==> flow/design.v <==
module  fir(
	input clk,
	input rst_n,			
	input enable,
	input [2:0] tap,		 
	input [15:0] data_in,		
	output [17:0] data_out,		
	output complete
);
localparam
a0 = 16'd1,	 
a1 = 16'd2,
a2 = 16'd2,
a3 = 16'd3,
a4 = 16'd3,
a5 = 16'd3;
reg [15:0] data_reg_0;	 
reg [15:0] data_reg_1;
reg [15:0] data_reg_2;
reg [15:0] data_reg_3;
reg [15:0] data_reg_4;
reg [15:0] data_reg_5;
reg [15:0] multiplication_0;	 
reg [15:0] multiplication_1;
reg [15:0] multiplication_2;
reg [15:0] multiplication_3;
reg [15:0] multiplication_4;
reg [15:0] multiplication_5;
reg [16:0] sum_1;	 
reg [16:0] sum_2;
reg [16:0] sum_3;
reg [17:0] result;  
reg mul_stage, add_stage1, add_stage2, output_stage;	 
always @ (posedge clk or negedge rst_n)
    begin
        if(!rst_n)
        	begin
        		mul_stage <= 1'b0;
        		add_stage1 <= 1'b0;
        		add_stage2 <= 1'b0;
				output_stage <= 1'b0;
        	end
        else
        	begin
        			mul_stage <= enable;
        			add_stage1 <= mul_stage;
        			add_stage2 <= add_stage1;
        			output_stage <= add_stage2;
        	end
    end
always @ (posedge clk or negedge rst_n)
    begin
        if(!rst_n)
        	begin
        		data_reg_0 <= 0;
        		data_reg_1 <= 0;
        		data_reg_2 <= 0;
        		data_reg_3 <= 0;
			data_reg_4 <= 0;
        		data_reg_5 <= 0;
        	end
        else
        	begin
				case (tap)
					3'd2:
					begin
						if (enable) 
							begin
								data_reg_0 <= data_in;
								data_reg_1 <= data_reg_0;
							end
						else 
							begin
								data_reg_0 <= data_reg_0;
								data_reg_1 <= data_reg_1;
							end
					end
					3'd3:
					begin
						if (enable) 
							begin
								data_reg_0 <= data_in;
								data_reg_1 <= data_reg_0;
								data_reg_2 <= data_reg_1;
							end
						else 
							begin
								data_reg_0 <= data_reg_0;
								data_reg_1 <= data_reg_1;
								data_reg_2 <= data_reg_2;
							end
					end
					3'd4:
					begin
						if (enable) 
							begin
								data_reg_0 <= data_in;
								data_reg_1 <= data_reg_0;
								data_reg_2 <= data_reg_1;
								data_reg_3 <= data_reg_2;
							end
						else 
							begin
								data_reg_0 <= data_reg_0;
								data_reg_1 <= data_reg_1;
								data_reg_2 <= data_reg_2;
								data_reg_3 <= data_reg_3;
							end
					end
					3'd5:
					begin
						if (enable) 
							begin
								data_reg_0 <= data_in;
								data_reg_1 <= data_reg_0;
								data_reg_2 <= data_reg_1;
								data_reg_3 <= data_reg_2;
								data_reg_4 <= data_reg_3;
							end
						else 
							begin
								data_reg_0 <= data_reg_0;
								data_reg_1 <= data_reg_1;
								data_reg_2 <= data_reg_2;
								data_reg_3 <= data_reg_3;
								data_reg_4 <= data_reg_4;
							end
					end
					3'd6:
					begin
						if (enable) 
							begin
								data_reg_0 <= data_in;
								data_reg_1 <= data_reg_0;
								data_reg_2 <= data_reg_1;
								data_reg_3 <= data_reg_2;
								data_reg_4 <= data_reg_3;
								data_reg_5 <= data_reg_4;
							end
						else 
							begin
								data_reg_0 <= data_reg_0;
								data_reg_1 <= data_reg_1;
								data_reg_2 <= data_reg_2;
								data_reg_3 <= data_reg_3;
								data_reg_4 <= data_reg_4;
								data_reg_5 <= data_reg_5;
							end
					end
				endcase
        	end
    end
always @ (posedge clk or negedge rst_n)
    begin
        if(!rst_n)
        	begin
        		multiplication_0 <= 0;
        		multiplication_1 <= 0;
        		multiplication_2 <= 0;
        		multiplication_3 <= 0;
			multiplication_4 <= 0;
        		multiplication_5 <= 0;
        	end
        else
        	begin
				case (tap)
					3'd2:
					begin
						if(mul_stage)
							begin
								multiplication_0 <= a0 * data_reg_0;
								multiplication_1 <= a1 * data_reg_1;
							end
						else 
							begin
								multiplication_0 <= multiplication_0;
								multiplication_1 <= multiplication_1;
							end
					end
					3'd3:
					begin
						if(mul_stage)
							begin
								multiplication_0 <= a0 * data_reg_0;
								multiplication_1 <= a1 * data_reg_1;
								multiplication_2 <= a2 * data_reg_2;
							end
						else 
							begin
								multiplication_0 <= multiplication_0;
								multiplication_1 <= multiplication_1;
								multiplication_2 <= multiplication_2;
							end
					end
					3'd4:
					begin
						if(mul_stage)
							begin
								multiplication_0 <= a0 * data_reg_0;
								multiplication_1 <= a1 * data_reg_1;
								multiplication_2 <= a2 * data_reg_2;
								multiplication_3 <= a3 * data_reg_3;
							end
						else 
							begin
								multiplication_0 <= multiplication_0;
								multiplication_1 <= multiplication_1;
								multiplication_2 <= multiplication_2;
								multiplication_3 <= multiplication_3;
							end
					end
					3'd5:
					begin
						if(mul_stage)
							begin
								multiplication_0 <= a0 * data_reg_0;
								multiplication_1 <= a1 * data_reg_1;
								multiplication_2 <= a2 * data_reg_2;
								multiplication_3 <= a3 * data_reg_3;
								multiplication_4 <= a4 * data_reg_4;
							end
						else 
							begin
								multiplication_0 <= multiplication_0;
								multiplication_1 <= multiplication_1;
								multiplication_2 <= multiplication_2;
								multiplication_3 <= multiplication_3;
								multiplication_4 <= multiplication_4;
							end
					end
					3'd6:
					begin
						if(mul_stage)
							begin
								multiplication_0 <= a0 * data_reg_0;
								multiplication_1 <= a1 * data_reg_1;
								multiplication_2 <= a2 * data_reg_2;
								multiplication_3 <= a3 * data_reg_3;
								multiplication_4 <= a4 * data_reg_4;
								multiplication_5 <= a5 * data_reg_5;
							end
						else 
							begin
								multiplication_0 <= multiplication_0;
								multiplication_1 <= multiplication_1;
								multiplication_2 <= multiplication_2;
								multiplication_3 <= multiplication_3;
								multiplication_4 <= multiplication_4;
								multiplication_5 <= multiplication_5;
							end
					end
				endcase
        	end
    end
always @ (posedge clk or negedge rst_n)
    begin
        if(!rst_n)
        	begin
        		sum_1 <= 0;
        		sum_2 <= 0;
			sum_3 <= 0;
        	end
        else
        	begin
				case (tap)
					3'd2:
					begin
						if (add_stage1) 
							begin
								sum_1 <= multiplication_0 + multiplication_1;
								sum_2 <= 0;
							end
						else 
							begin
								sum_1 <= sum_1;
								sum_2 <= sum_2;
							end
					end
					3'd3:
					begin
						if (add_stage1) 
							begin
								sum_1 <= multiplication_0 + multiplication_1;
								sum_2 <= multiplication_2; 
							end
						else 
							begin
								sum_1 <= sum_1;
								sum_2 <= sum_2;
							end
					end
					3'd4:
					begin
						if (add_stage1) 
							begin
								sum_1 <= multiplication_0 + multiplication_1;
								sum_2 <= multiplication_2 + multiplication_3; 
							end
						else 
							begin
								sum_1 <= sum_1;
								sum_2 <= sum_2;
							end
					end
					3'd5:
					begin
						if (add_stage1) 
							begin
								sum_1 <= multiplication_0 + multiplication_1;
								sum_2 <= multiplication_2 + multiplication_3; 
								sum_3 <= multiplication_4;
							end
						else 
							begin
								sum_1 <= sum_1;
								sum_2 <= sum_2;
								sum_3 <= sum_3;
							end
					end
					3'd6:
					begin
						if (add_stage1) 
							begin
								sum_1 <= multiplication_0 + multiplication_1;
								sum_2 <= multiplication_2 + multiplication_3; 
								sum_3 <= multiplication_4 + multiplication_5; 
							end
						else 
							begin
								sum_1 <= sum_1;
								sum_2 <= sum_2;
								sum_3 <= sum_3;
							end
					end
				endcase
        	end
    end
always @ (posedge clk or negedge rst_n)
      begin
          if(!rst_n)
          	begin
          		result <= 0;
          	end
          else
          	begin
				case (tap)
					3'd2:
					begin
						if (add_stage2) 
							begin
								result <= sum_2 + sum_1;
							end
						else 
							begin
								result <= result;
							end
					end
					3'd3:
					begin
						if (add_stage2) 
							begin
								result <= sum_2 + sum_1;
							end
						else 
							begin
								result <= result;
							end
					end
					3'd4:
					begin
						if (add_stage2) 
							begin
								result <= sum_2 + sum_1;
							end
						else 
							begin
								result <= result;
							end
					end
					3'd5:
					begin
						if (add_stage2) 
							begin
								result <= sum_2 + sum_1 + sum_3;
							end
						else 
							begin
								result <= result;
							end
					end
					3'd6:
					begin
						if (add_stage2) 
							begin
								result <= sum_2 + sum_1 + sum_3;
							end
						else 
							begin
								result <= result;
							end
					end
				endcase
          	end
      end
assign data_out = result;	 
assign complete = output_stage;
endmodule
# Reports on fir
# What the tools print for fir, step after step.
# Lines are those of the file above, counted from 1.
# Library cell names are shortened.
# A cell with n/a has no value.
[design]
top_module = "fir"
clk_port = "clk"
library = "sky130hd"
lib_corner = "tt_025C_1v80"

# Elaborated design
# Source: Yosys, flattened and elaborated, memories not mapped. Widths are those after wreduce. Registers that Yosys merges into a memory's read port (data or address) are not register bits. Print and check cells do not count.
[bits]
register_bits = 265
inputBits = 22
word_cells = 104
out_inout_bits = 19
[op_classes]
equal = 21
reduce_logical = 23
add_sub_neg = 5
multipliers = 3
muxes = 32
[ops]
columns = ["operator", "count"]
rows = [
  ["16-bit 2-to-1 mux", 20],
  ["17-bit 2-to-1 mux", 7],
  ["2-bit by 16-bit multiplier with 16-bit output with constant A", 3],
  ["16-bit by 16-bit adder with 17-bit output", 3],
  ["17-bit case mux with 3-bit select", 1],
  ["18-bit case mux with 2-bit select", 1],
  ["18-bit 2-to-1 mux", 2],
  ["17-bit case mux with 2-bit select", 1],
  ["2-bit by 1-bit != test with 1-bit output with constant B", 12],
  ["2-bit AND reduction", 11],
  ["17-bit by 17-bit adder with 18-bit output", 1],
  ["18-bit by 17-bit adder with 18-bit output", 1],
  ["3-bit equality test with constant B", 3],
  ["2-bit != test with constant B", 4],
  ["3-bit by 2-bit equality test with 1-bit output with constant B", 2],
  ["3-bit AND reduction", 2],
  ["3-bit OR reduction", 2],
  ["5-bit nonzero test", 1],
  ["5-bit OR reduction", 1],
  ["4-bit AND reduction", 1],
  ["4-bit nonzero test", 1],
  ["4-bit OR reduction", 1],
  ["3-bit nonzero test", 1],
  ["2-bit nonzero test", 1],
  ["2-bit OR reduction", 1],
]

# Depth
# Depth = most cells in a row (Yosys ltp): at word level without a register or memory, in the mapped netlist without a sequential cell, where the memories' decode and read muxes count.
[depth]
depth_word = 4
ABC_AREA = 1
ltp_mapped = 25
mapped_depth_nobuf = 25

# Mapped cells and area
# Yosys stat after the flow's synthesis: flattened, memories mapped to cells. It holds for the ABC_AREA given above (unset counts as 0); a run with the other value may have another netlist.
# Totals and module areas in this step are rounded.
[types]
columns = ["type", "count", "type_area_um2"]
rows = [
  ["dfrtp_1", 263, 6.58E+03],
  ["nand2_1", 713, 2.68E+03],
  ["ha_1", 122, 1.53E+03],
  ["o21ai_0", 206, 1.03E+03],
  ["inv_1", 247, 927.139],
  ["nand3_1", 148, 740.71],
  ["a21oi_1", 131, 655.629],
  ["nor2_1", 157, 589.315],
  ["xnor2_1", 25, 218.96],
  ["xor2_1", 24, 210.202],
  ["buf_2", 36, 180.173],
  ["fa_1", 8, 160.154],
  ["nand3b_1", 18, 135.13],
  ["nor3_1", 20, 100.096],
  ["a21o_1", 12, 90.086],
  ["or2_2", 13, 81.328],
  ["and2_1", 12, 75.072],
  ["o21ai_1", 13, 65.062],
]
# Other cell types: 22; their cells: 85.
[mapped]
buffers = 50
stdcells = 2253
synth_area_um2 = 16630
ffs = 263
seq_area_um2 = 6581

# Worst setup path after synthesis
# OpenSTA on the mapped netlist: ideal clock, no wires. The path of least setup slack (recovery checks aside). Input and output delay are each 20% of the period. Register names are those of the netlist, which keeps one name where synthesis merged equal registers.
[synth_timing]
path_kind = "register -> register"
startpoint = "register sum_1[0]"
endpoint = "register result[13]"
n_path_buf = 0
arrival_ps = 2638
required_ps = 3884
launch_ps = 0
path_delay_ps = 2754
slack_ps = 1246
stages = 24
clock_period_ps = 4000
setup_ps = 116
period_less_setup_slack_ps = 2754
# "path_delay_ps" = arrival - input delay + setup time.
# "stages": output pins that drive a net of the path, with the launching flip-flop's if there is one; two outputs of one cell count as two.
# "period_less_setup_slack_ps" = period - worst setup slack (recovery checks aside). The figure is calculated, with input and output delays left at 20% of the set period.
# The rows between start and end are the longest chain of elaborated cells between them; the timing report does not say that the signal goes this way. Where chains are equally long, one stands for them.
# Each line given opens the expression or statement behind the cell; cells for indexed reads and writes are added by Yosys, which also makes memories of some case tables.
# At most two assigning lines are given for a register; there are more.
[synth_via]
cell_sequence = "dfrtp_1 -> ha_1 -> inv_1 -> fa_1 -> inv_1 -> nand3_1 -> nand2_1 -> nand2_1 -> nand2_1 -> nand2_1 -> nand2_1 -> nand2_1 -> and2_1 -> ha_1 -> nand2_1 -> inv_1 -> nand2_1 -> inv_1 -> a21oi_1 -> nand3b_1 -> nand3_1 -> nand2_1 -> nand2_1 -> nand2_1"
elab_chain_len = 4
cone_cells = 5
cone_classes = "add/sub: 2; mux: 3"
[synth_rtl]
columns = ["item", "line", "rtl"]
rows = [
  ["start, declared", 29, "reg [16:0] sum_1;"],
  ["start, assigned", 270, "sum_1 <= multiplication_0 + multiplication_1;"],
  ["start, assigned", 275, "sum_1 <= sum_1;"],
  ["17-bit by 17-bit adder with 18-bit output", 384, "result <= sum_2 + sum_1 + sum_3;"],
  ["18-bit by 17-bit adder with 18-bit output", 384, ""],
  ["18-bit 2-to-1 mux", 382, "if (add_stage2)"],
  ["18-bit case mux with 2-bit select", 346, "case (tap)"],
  ["end, assigned", 351, "result <= sum_2 + sum_1;"],
  ["end, assigned", 355, "result <= result;"],
  ["end, declared", 32, "reg [17:0] result;"],
]

# Worst path after layout
# Path of least setup slack in the final report of flow run A (OpenROAD, finished layout, wires in). Where an end is a register, its clock arrival counts in the times.
# The report prints the path's times to 10 ps; the period is as set.
[layout_timing]
path_kind = "register -> register"
startpoint = "register sum_2[0]"
endpoint = "register result[17]"
required_ps = 5210
n_path_buf = 0
launch_ps = 600
slack_ps = 1240
setup_ps = 110
arrival_ps = 3970
stages = 26
clock_period_ps = 4720
# The rows between start and end are the longest chain of elaborated cells between them; the timing report does not say that the signal goes this way. Where chains are equally long, one stands for them.
# At most two assigning lines are given for a register; there are more.
[layout_via]
cell_sequence = "dfrtp_1 -> ha_1 -> inv_1 -> fa_1 -> inv_1 -> nand3_1 -> nand2_1 -> nand2_1 -> nand2_1 -> nand2_1 -> nand2_1 -> nand2_1 -> and2_1 -> ha_1 -> nand2_1 -> inv_1 -> nand2_1 -> nand2_1 -> nand2_1 -> nand2_1 -> nor2_1 -> nand2_1 -> nand2_1 -> nand2_1 -> nand3_1 -> nand2_1"
elab_chain_len = 4
cone_cells = 5
cone_classes = "add/sub: 2; mux: 3"
[layout_rtl]
columns = ["item", "line", "rtl"]
rows = [
  ["start, declared", 30, "reg [16:0] sum_2;"],
  ["start, assigned", 276, "sum_2 <= sum_2;"],
  ["start, assigned", 284, "sum_2 <= multiplication_2;"],
  ["17-bit by 17-bit adder with 18-bit output", 384, "result <= sum_2 + sum_1 + sum_3;"],
  ["18-bit by 17-bit adder with 18-bit output", 384, ""],
  ["18-bit 2-to-1 mux", 382, "if (add_stage2)"],
  ["18-bit case mux with 2-bit select", 346, "case (tap)"],
  ["end, assigned", 351, "result <= sum_2 + sum_1;"],
  ["end, assigned", 355, "result <= result;"],
  ["end, declared", 32, "reg [17:0] result;"],
]

# Stored flow runs of fir (4 of them; Yosys, OpenROAD, sky130hd). They differ in their settings and are not a sequence. Constraints: input delay and output delay 20% of the set period each, output load 0.01 pF.
# By "achieved_period_ps" is meant the clock period of the run minus its worst setup slack. This is arithmetic on one report: input and output delays are still those of the set period (20% each).
# "worstPathTime_ps" means the part of the period allowed to the worst setup path (the constraints hold back 20% at inputs and 20% at outputs) less its slack; where the path has registers, the arrival times of their clocks count too.
# "power_uw" is the tool's figure for a default switching activity; nothing was simulated.
# "worstPathTime_ps" is given in steps of 10 ps.
# The results are shown rounded.

[[run]]
name = "flow run A"
[run.settings]
ABC_AREA = 1
CELL_PAD_IN_SITES_DETAIL_PLACEMENT = 1
CELL_PAD_IN_SITES_GLOBAL_PLACEMENT = 1
CORE_ASPECT_RATIO = 1.3
CORE_UTILIZATION = 46
GPL_TIMING_DRIVEN = 1
MAX_ROUTING_LAYER = "met5"
MIN_ROUTING_LAYER = "met2"
PLACE_DENSITY_LB_ADDON = 0.29
SLEW_MARGIN = 15
period_ns = 4.72
CAP_MARGIN = 20
CORE_MARGIN = 2
[run.results]
timing.setup.ws_ps = 1240
achieved_period_ps = 3480
yosys.chip_area_um2 = 16630
power_uw = 13380
tns_ps = 0
design.die.area_um2 = 37690
final_stdcell_area_um2 = 18460
utilization_frac = 0.517
worstPathTime_ps = 3480
worst_setup_path_type = "register -> register"

[[run]]
name = "flow run B"
[run.settings]
CORE_UTILIZATION = 59
period_ns = 3.89
CAP_MARGIN = 20
CORE_MARGIN = 2
SLEW_MARGIN = 20
[run.results]
tns_ps = 0
utilization_frac = 0.677
timing.setup.ws_ps = 102
final_stdcell_area_um2 = 16960
power_uw = 17300
worstPathTime_ps = 3790
worst_setup_path_type = "register -> register"
yosys.chip_area_um2 = 14950
design.die.area_um2 = 26630
achieved_period_ps = 3788

[[run]]
name = "flow run C"
[run.settings]
ABC_AREA = 1
CELL_PAD_IN_SITES_DETAIL_PLACEMENT = 1
CELL_PAD_IN_SITES_GLOBAL_PLACEMENT = 3
CORE_UTILIZATION = 42
CTS_CLUSTER_SIZE = 25
GPL_ROUTABILITY_DRIVEN = 0
GPL_TIMING_DRIVEN = 0
HOLD_SLACK_MARGIN = 0.05
MAX_ROUTING_LAYER = "met4"
PLACE_DENSITY_LB_ADDON = 0.3
SLEW_MARGIN = 35
period_ns = 2.61
CAP_MARGIN = 20
CORE_MARGIN = 2
[run.results]
outcome = "no final report: placement broke off with FLW-0024"

[[run]]
name = "flow run D"
[run.settings]
ABC_AREA = 1
CAP_MARGIN = 25
CELL_PAD_IN_SITES_DETAIL_PLACEMENT = 1
CORE_UTILIZATION = 34
CTS_CLUSTER_DIAMETER = 327
CTS_CLUSTER_SIZE = 17
GPL_ROUTABILITY_DRIVEN = 0
HOLD_SLACK_MARGIN = 0.13
MAX_ROUTING_LAYER = "met4"
SETUP_SLACK_MARGIN = -0.05
TNS_END_PERCENT = 90
period_ns = 4.0
CORE_MARGIN = 2
SLEW_MARGIN = 20
[run.results]
timing.setup.ws_ps = 768
tns_ps = 0
utilization_frac = 0.374
achieved_period_ps = 3232
power_uw = 14570
design.die.area_um2 = 50690
final_stdcell_area_um2 = 18180
yosys.chip_area_um2 = 16630
worstPathTime_ps = 3230
worst_setup_path_type = "register -> register"
